==> flow/design.v <==
`timescale 1ns / 1ps
module decoder(
    input [1:0] in,
    output reg [3:0] out
    );
    always @(*) begin
        case(in)
            2'b00: out = 4'b1000;
            2'b01: out = 4'b0100;
            2'b10: out = 4'b0010;
            2'b11: out = 4'b0001;
        endcase
    end
endmodule
`timescale 1ns / 1ps
module ARITHMATIC_UNIT #(parameter width = 16)(
    input [width - 1:0] A,
    input [width - 1:0] B,
    input [1:0] ALU_FUN,
    input clk,rst,
    input Arith_Enable,
    output reg [width - 1:0] Arith_OUT,
    output reg Carry_OUT,
    output reg Arith_Flag
    );
    always@(posedge clk or negedge rst) begin
        if (!rst) begin
            Arith_OUT <= 0;
            Arith_Flag <= 0;
            Carry_OUT <= 0;        
        end
        else if (Arith_Enable) begin
            Arith_OUT <= 0;
            Carry_OUT <= 0;
            Arith_Flag <= 1;
            case (ALU_FUN)
                2'b00:
                begin
                    {Carry_OUT,Arith_OUT} <= A+B;
                end
                2'b01:
                begin
                    {Carry_OUT,Arith_OUT} <= A-B;
                end
                2'b10:
                begin
                    {Carry_OUT,Arith_OUT} <= A*B;
                end                
                2'b11:
                begin
                    {Carry_OUT,Arith_OUT} <= (B == 0) ? {1'b0, {width{1'b1}}} : A/B;
                end                
            endcase
        end
        else begin
            Arith_OUT <= 0;
            Arith_Flag <= 0;
            Carry_OUT <= 0;            
        end
    end
endmodule
`timescale 1ns / 1ps
module Logic_Unit #(parameter width = 16)(
    input [width - 1:0] A,
    input [width - 1:0] B,
    input [1:0] ALU_FUN,
    input clk,rst,
    input Logic_Enable,
    output reg [width - 1:0] Logic_OUT,
    output reg Logic_Flag
    );
 always@(posedge clk or negedge rst) begin
        if (!rst) begin
            Logic_OUT <= 0;
            Logic_Flag <= 0;
        end
        else if (Logic_Enable) begin
            Logic_OUT <= 0;
            Logic_Flag <= 1;
            case (ALU_FUN)
                2'b00:
                begin
                    Logic_OUT <= A&B;
                end
                2'b01:
                begin
                    Logic_OUT <= A|B;
                end
                2'b10:
                begin
                    Logic_OUT <= ~(A&B);
                end                
                2'b11:
                begin
                    Logic_OUT <= ~(A|B);
                end                
            endcase
        end
        else begin
            Logic_OUT <= 0;
            Logic_Flag <= 0;
        end
    end
endmodule
`timescale 1ns / 1ps
module CMP_Unit #(parameter width = 16)(
    input [width - 1:0] A,
    input [width - 1:0] B,
    input [1:0] ALU_FUN,
    input clk,rst,
    input CMP_Enable,
    output reg [width - 1:0] CMP_OUT,
    output reg CMP_Flag
    );
always@(posedge clk or negedge rst) begin
        if (!rst) begin
            CMP_OUT <= 0;
            CMP_Flag <= 0;
        end
        else if (CMP_Enable) begin
            CMP_OUT <= 0;
            CMP_Flag <= 1;
            case (ALU_FUN)
                2'b00:
                begin
                    CMP_OUT <= 0;
                end
                2'b01:
                begin
                    CMP_OUT <= (A==B);
                end
                2'b10:
                begin
                    CMP_OUT <= (A>B)? 2:0;
                end                
                2'b11:
                begin
                    CMP_OUT <= (A<B)? 3:0;
                end                
            endcase
        end
        else begin
            CMP_OUT <= 0;
            CMP_Flag <= 0;
        end
    end
endmodule
`timescale 1ns / 1ps
module Shift_Unit #(parameter width = 16)(
    input [width - 1:0] A,
    input [width - 1:0] B,
    input [1:0] ALU_FUN,
    input clk,rst,
    input Shift_Enable,
    output reg [width - 1:0] Shift_OUT,
    output reg Shift_Flag
    );
always@(posedge clk or negedge rst) begin
        if (!rst) begin
            Shift_OUT <= 0;
            Shift_Flag <= 0;
        end
        else if (Shift_Enable) begin
            Shift_OUT <= 0;
            Shift_Flag <= 1;
            case (ALU_FUN)
                2'b00:
                begin
                    Shift_OUT <= A>>1;
                end
                2'b01:
                begin
                    Shift_OUT <= A<<1;
                end
                2'b10:
                begin
                    Shift_OUT <= B>>1;
                end                
                2'b11:
                begin
                    Shift_OUT <= B<<1;
                end                
            endcase
        end
        else begin
            Shift_OUT <= 0;
            Shift_Flag <= 0;
        end
    end
endmodule
`timescale 1ns / 1ps
module ALU_TOP #(parameter width = 16)(
    input [width - 1:0] A,
    input [width - 1:0] B,
    input [3:0] ALU_FUN,
    input clk,rst,
    output  [width - 1:0] Arith_OUT,
    output  Carry_OUT,
    output  Arith_Flag,
    output  [width - 1:0] Logic_OUT,
    output  Logic_Flag,
    output  [width - 1:0] CMP_OUT,
    output  CMP_Flag,
    output  [width - 1:0] Shift_OUT,
    output  Shift_Flag
    );
wire [3:0] enables;
decoder d0 (ALU_FUN[3:2],enables);
ARITHMATIC_UNIT #(width) d1 (A,B,ALU_FUN[1:0],clk,rst,enables[3],Arith_OUT,Carry_OUT,Arith_Flag);
Logic_Unit #(width) d2 (A,B,ALU_FUN[1:0],clk,rst,enables[2],Logic_OUT,Logic_Flag);
CMP_Unit #(width) d3 (A,B,ALU_FUN[1:0],clk,rst,enables[1],CMP_OUT,CMP_Flag);
Shift_Unit #(width) d4 (A,B,ALU_FUN[1:0],clk,rst,enables[0],Shift_OUT,Shift_Flag);
endmodule
Ticket comment

### Tool chain data of ALU_TOP

Module ALU_TOP before and after one edit of its RTL, step after step.
"before" refers to lines of the RTL above, "after" to lines of the edited file.
"difference" is "after" less "before", of the values as shown.
Library cell names are shortened.
A cell with -- has no value.

| inputs | value |
|---|---|
| top | ALU_TOP |
| clock port | clk |
| library | sky130hd |
| timing corner | tt_025C_1v80 |

### Edit of the RTL

The edit as a unified diff against the file above.
This change comes from a script, not from a designer; no optimisation was intended.

```diff
@@ -64,5 +64,5 @@
     input [width - 1:0] A,
     input [width - 1:0] B,
-    input [1:0] ALU_FUN,
+    input [3:0] ALU_FUN,
     input clk,rst,
     input Logic_Enable,
```

### Elaborated design

Counts by Yosys on the flattened word-level netlist (proc, flatten, opt, wreduce; memories kept). Register bits leave out memories and registers merged into their read ports (data or address); mux counts leave out enables and synchronous resets folded into registers. Print and check cells are left out.

Bit counts:

| element | before | after | difference |
|---|---|---|---|
| latch bits | 0 | 0 | 0 |
| memory bits (writable) | 0 | 0 | 0 |
| output and inout port bits | 69 | 69 | 0 |
| register bits after elaboration | 69 | 69 | 0 |
| word width x clocked read ports | 0 | 0 | 0 |
| bits of input ports | 38 | 38 | 0 |
| memory cells | 0 | 0 | 0 |
| memory bits (read-only) | 0 | 0 | 0 |

Cells by class:

| element | before | after | difference |
|---|---|---|---|
| shift-type cells | 0 | 0 | 0 |
| $add $sub $neg | 2 | 2 | 0 |
| reductions and logical operators | 3 | 4 | +1 |
| multipliers | 1 | 1 | 0 |
| magnitude comparators | 2 | 2 | 0 |
| equal/unequal tests | 7 | 7 | 0 |
| mux-type cells | 18 | 18 | 0 |
| bitwise operators | 4 | 4 | 0 |
| div/mod/pow operators | 1 | 1 | 0 |

Operators by type and width:

| kind | before | after | difference |
|---|---|---|---|
| zero test 4 bit | 0 | 1 | +1 |

Operator kinds equal on both sides are left out: 21.

### Longest topological paths

Depth = most cells in a row (Yosys ltp): at word level without a register or memory, in the mapped netlist without a sequential cell, where the memories' decode and read muxes count.

Depth:

| element | before | after | difference |
|---|---|---|---|
| depth in word-level cells | 4 | 4 | 0 |
| ABC_AREA | 0 | 0 | -- |
| mapped depth | 137 | 139 | +2 |

### After synthesis

Source: synth_stat.txt of the flow (Yosys; design flattened, memories mapped). It holds for the ABC_AREA given above (unset counts as 0); a run with the other value may have another netlist.

Cell types:

| cell type | before | after | difference |
|---|---|---|---|
| a21oi_1 | 130 | 149 | +19 |
| nand3_1 | 32 | 45 | +13 |
| nor2_1 | 205 | 216 | +11 |
| inv_1 | 197 | 208 | +11 |
| o21a_1 | 44 | 34 | -10 |
| or3_1 | 27 | 17 | -10 |
| nand2_1 | 221 | 212 | -9 |
| a31oi_1 | 21 | 29 | +8 |
| o21ai_1 | 1 | 8 | +7 |
| clkbuf_1 | 71 | 77 | +6 |
| or2_2 | 17 | 11 | -6 |
| o2111ai_1 | 3 | 9 | +6 |
| nor2b_1 | 36 | 31 | -5 |
| a22oi_1 | 7 | 2 | -5 |
| nor3_1 | 61 | 57 | -4 |
| xor2_1 | 40 | 44 | +4 |
| a21o_1 | 35 | 31 | -4 |
| o31ai_1 | 15 | 11 | -4 |

Cell types equal on both sides are left out: 17.
The list need not be complete.

Mapped netlist:

| element | before | after | difference |
|---|---|---|---|
| cell area after synthesis (um2) | 16369.4 | 16756.1 | +386.7 |
| sequential area (um2) | 1376.3 | 1376.3 | 0.0 |
| mapped cells | 2100 | 2157 | +57 |
| flip-flop cells | 55 | 55 | 0 |

The figures by module come from a second, unflattened synthesis with its own total; it is not the netlist above.

Second synthesis, totals:

| element | before | after | difference |
|---|---|---|---|
| cell total of the unflattened synthesis | 2081 | 2130 | +49 |
| area (unflattened synthesis) (um2) | 16326.9 | 16540.9 | +214.0 |

Each row is one instance without its submodules.

By module, before:

| module | area (um2) | instances | seq. area (um2) | cells |
|---|---|---|---|---|
| ARITHMATIC_UNIT #(width=16) | 14117.3 | 1 | 450.4 | 1881 |
| Logic_Unit #(width=16) | 807.0 | 1 | 425.4 | 56 |
| Shift_Unit #(width=16) | 732.0 | 1 | 425.4 | 55 |
| CMP_Unit #(width=16) | 644.4 | 1 | 75.1 | 85 |
| decoder | 26.3 | 1 | 0.0 | 4 |
| ALU_TOP | 0.0 | 1 | 0.0 | 0 |

By module, after:

| module | area (um2) | instances | seq. area (um2) | cells |
|---|---|---|---|---|
| ARITHMATIC_UNIT #(width=16) | 14335.0 | 1 | 450.4 | 1928 |
| Logic_Unit #(width=16) | 799.5 | 1 | 425.4 | 57 |
| Shift_Unit #(width=16) | 732.0 | 1 | 425.4 | 55 |
| CMP_Unit #(width=16) | 644.4 | 1 | 75.1 | 85 |
| decoder | 26.3 | 1 | 0.0 | 4 |
| ALU_TOP | 3.8 | 1 | 0.0 | 1 |

### Path before layout

Path of least setup slack by OpenSTA after synthesis, without wires, with an ideal clock, recovery checks aside; 20% of the period is set as input and as output delay. Where synthesis merged equal registers, the netlist keeps one of their names.

Path post-synthesis:

| element | before | after | difference |
|---|---|---|---|
| path type | input port to flip-flop | input port to flip-flop | -- |
| from | input B[1] | input B[1] | -- |
| to | register d1.Arith_OUT[0] | register d1.Arith_OUT[0] | -- |
| data arrival time (ps) | 33445 | 33846 | +401 |
| clock period (ps) | 33000 | 33000 | 0 |
| path buffers | 12 | 14 | +2 |
| launch time at the first pin (ps) | 6600 | 6600 | 0 |
| setup time (ps) | 131 | 139 | +8 |
| slack (ps) | -577 | -985 | -408 |
| path delay (ps) | 26976 | 27385 | +409 |
| stages on the path | 129 | 127 | -2 |
| synthesis period reached (ps) | 33577 | 33985 | +408 |

"path delay" = arrival - input delay + setup time.
"stages on the path" counts driving pins, that of a launching flip-flop among them; a cell with two outputs on the path counts twice.
"synthesis period reached" = period - worst setup slack (recovery checks aside). The figure is calculated, with input and output delays left at 20% of the set period.
The rows between start and end are the longest chain of elaborated cells between them; the timing report does not say that the signal goes this way. Where chains are equally long, one stands for them.
A line is the first line of the expression or statement that the cell stems from. Yosys adds cells for indexed reads and writes and turns some case tables into memories.
A register here has more assigning lines than the two given.

| between the ends, post-synthesis, before | value |
|---|---|
| path through | clkbuf_1 clkinv_1 ha_1 a21oi_1 o31ai_1 ha_1 o21ai_0 a211oi_1 nand2_1 mux2_2 ha_1 a21o_1 o21a_1 o2111a_1 a211o_1 ha_1 or3_1 o221a_2 (+93 left out) o211ai_1 a22oi_1 nand4_1 nand2_1 clkbuf_1 nor2_1 a21oi_1 ha_1 nor2b_1 o21a_1 o21a_1 o21a_1 o21ai_0 nand2b_1 a21oi_1 o311ai_0 a211oi_1 a31oi_1 |
| length of the longest elaborated chain | 4 |
| elaborated cells on any way between the ends | 5 |

Ends and longest elaborated chain, post-synthesis, before:

| element | line | source |
|---|---|---|
| start, declared | 194 | `input [width - 1:0] B,` |
| divider 16 x 16 -> 17 bit | 51 | `{Carry_OUT,Arith_OUT} <= (B == 0) ? {1'b0, {width{1'b1}}} : A/B;` |
| two-way mux 17 bit | 51 |  |
| case mux 16 bit (select 4 bit) | 36 | `case (ALU_FUN)` |
| two-way mux 16 bit | 32 | `else if (Arith_Enable) begin` |
| end, assigned | 28 | `Arith_OUT <= 0;` |
| end, assigned | 33 | `Arith_OUT <= 0;` |
| end, declared | 22 | `output reg [width - 1:0] Arith_OUT,` |

| between the ends, post-synthesis, after | value |
|---|---|
| path through | clkbuf_1 clkinv_1 ha_1 o21ai_0 a21oi_1 a21oi_1 a31oi_1 ha_1 o211ai_1 nand2_1 o21ai_0 a32o_1 ha_1 or3_1 o2111ai_1 nor2_1 nor2_1 a21oi_1 (+91 left out) o21ai_0 a31oi_1 o211ai_1 a21oi_1 or3_1 a21oi_1 inv_1 clkbuf_1 o31a_1 ha_1 a21oi_1 nor2b_1 o21ai_0 o211ai_1 a21oi_1 a21oi_1 a2111oi_0 a21oi_1 |
| length of the longest elaborated chain | 4 |
| elaborated cells on any way between the ends | 5 |

Ends and longest elaborated chain, post-synthesis, after:

| element | line | source |
|---|---|---|
| start, declared | 194 | `input [width - 1:0] B,` |
| divider 16 x 16 -> 17 bit | 51 | `{Carry_OUT,Arith_OUT} <= (B == 0) ? {1'b0, {width{1'b1}}} : A/B;` |
| two-way mux 17 bit | 51 |  |
| case mux 16 bit (select 4 bit) | 36 | `case (ALU_FUN)` |
| two-way mux 16 bit | 32 | `else if (Arith_Enable) begin` |
| end, assigned | 28 | `Arith_OUT <= 0;` |
| end, assigned | 33 | `Arith_OUT <= 0;` |
| end, declared | 22 | `output reg [width - 1:0] Arith_OUT,` |

### Worst path after layout

From the final timing report of each run of pair 1: the path of least setup slack in the routed layout; clock arrival at registers is part of the times.
The path's times are printed in steps of 10 ps; the period is the one set.

Path post-layout:

| element | before | after | difference |
|---|---|---|---|
| path type | input port to flip-flop | input port to flip-flop | -- |
| from | input B[10] | input B[0] | -- |
| to | register d1.Arith_OUT[0] | register d1.Arith_OUT[0] | -- |
| clock period (ps) | 32500 | 32500 | 0 |
| launch time at the first pin (ps) | 6500 | 6500 | 0 |
| slack (ps) | 840 | 1040 | +200 |
| stages on the path | 119 | 128 | +9 |
| setup time (ps) | 70 | 120 | +50 |
| data arrival time (ps) | 31880 | 31650 | -230 |
| path buffers | 12 | 15 | +3 |

The rows between start and end are the longest chain of elaborated cells between them; the timing report does not say that the signal goes this way. Where chains are equally long, one stands for them.
A register here has more assigning lines than the two given.

| between the ends, post-layout, before | value |
|---|---|
| path through | clkdlybuf4s50_1 nor4_2 buf_4 and3_4 nand3_2 o31ai_4 ha_4 o21ai_2 a211oi_2 nand2_1 mux2_2 ha_4 a21o_1 o21a_1 o2111a_1 a211o_1 ha_1 or3_1 (+83 left out) buf_4 nand2_1 nand2_1 ha_1 or3_1 o211ai_1 nor2b_2 buf_4 o21bai_1 a21oi_1 xnor2_1 mux2_2 ha_1 nand4_1 or4_1 o21ai_0 a211oi_1 a31oi_1 |
| length of the longest elaborated chain | 4 |
| elaborated cells on any way between the ends | 5 |

Ends and longest elaborated chain, post-layout, before:

| element | line | source |
|---|---|---|
| start, declared | 194 | `input [width - 1:0] B,` |
| divider 16 x 16 -> 17 bit | 51 | `{Carry_OUT,Arith_OUT} <= (B == 0) ? {1'b0, {width{1'b1}}} : A/B;` |
| two-way mux 17 bit | 51 |  |
| case mux 16 bit (select 4 bit) | 36 | `case (ALU_FUN)` |
| two-way mux 16 bit | 32 | `else if (Arith_Enable) begin` |
| end, assigned | 28 | `Arith_OUT <= 0;` |
| end, assigned | 33 | `Arith_OUT <= 0;` |
| end, declared | 22 | `output reg [width - 1:0] Arith_OUT,` |

| between the ends, post-layout, after | value |
|---|---|
| path through | clkdlybuf4s50_1 buf_4 clkinvlp_4 ha_1 o21ai_2 a21oi_2 a21oi_1 a31oi_1 ha_1 o211ai_1 nand2_1 o21ai_1 a32o_1 ha_1 or3_4 o2111ai_4 nor2_1 nor2_1 (+92 left out) o21ai_0 a31oi_1 o211ai_1 a21oi_1 or3_4 a21oi_4 inv_2 buf_4 mux2_2 ha_1 a21oi_1 o21bai_1 a21oi_1 nor2b_1 o211ai_1 a21oi_2 a2111oi_2 a21oi_1 |
| length of the longest elaborated chain | 4 |
| elaborated cells on any way between the ends | 8 |

Ends and longest elaborated chain, post-layout, after:

| element | line | source |
|---|---|---|
| start, declared | 194 | `input [width - 1:0] B,` |
| divider 16 x 16 -> 17 bit | 51 | `{Carry_OUT,Arith_OUT} <= (B == 0) ? {1'b0, {width{1'b1}}} : A/B;` |
| two-way mux 17 bit | 51 |  |
| case mux 16 bit (select 4 bit) | 36 | `case (ALU_FUN)` |
| two-way mux 16 bit | 32 | `else if (Arith_Enable) begin` |
| end, assigned | 28 | `Arith_OUT <= 0;` |
| end, assigned | 33 | `Arith_OUT <= 0;` |
| end, declared | 22 | `output reg [width - 1:0] Arith_OUT,` |

### Layout results

Both versions went through the flow (Yosys, OpenROAD) with the same settings in each pair. Constraints: input delay and output delay 20% of the set period each, output load 0.01 pF.

| flow settings, pair 1 | value |
|---|---|
| period_ns | 32.5 |
| CAP_MARGIN | 20 |
| CORE_MARGIN | 2 |
| CORE_UTILIZATION | 40 |
| SLEW_MARGIN | 20 |

Final reports, pair 1:

| element | before | after | difference |
|---|---|---|---|
| mapped cell area after synthesis (um2) | 16369.4 | 16756.1 | +386.7 |
| die outline area (um2) | 42557.6 | 43543.2 | +985.6 |
| setup slack of the critical path (ps) | 841 | 1043 | +202 |
| summed negative setup slack (ps) | 0 | 0 | 0 |
| clock period reached (ps) | 31659 | 31457 | -202 |
| power (mW) | 0.8859 | 0.8731 | -0.0128 |
| std-cell area (final layout) (um2) | 20722.4 | 20868.8 | +146.4 |

| flow settings, pair 2 | value |
|---|---|
| ABC_AREA | 1 |
| CAP_MARGIN | 40 |
| CORE_ASPECT_RATIO | 1.0 |
| CORE_UTILIZATION | 28 |
| CTS_CLUSTER_DIAMETER | 313 |
| CTS_CLUSTER_SIZE | 45 |
| GPL_ROUTABILITY_DRIVEN | 0 |
| MAX_ROUTING_LAYER | met5 |
| TNS_END_PERCENT | 20 |
| period_ns | 39.8 |
| CORE_MARGIN | 2 |
| SLEW_MARGIN | 20 |

Final reports, pair 2:

| element | before | after | difference |
|---|---|---|---|
| mapped cell area after synthesis (um2) | 16256.8 | 15842.7 | -414.1 |
| die outline area (um2) | 60003.0 | 58498.7 | -1504.3 |
| setup slack of the critical path (ps) | 3663 | 3273 | -390 |
| summed negative setup slack (ps) | 0 | 0 | 0 |
| clock period reached (ps) | 36137 | 36527 | +390 |
| power (mW) | 0.5991 | 0.5876 | -0.0115 |
| std-cell area (final layout) (um2) | 18221.2 | 17917.2 | -304.0 |

By "clock period reached" is meant the clock period of the run minus its worst setup slack. This is arithmetic on one report: input and output delays are still those of the set period (20% each).
"power" rests on the timing tool's default activity at the inputs, not on a simulated workload.
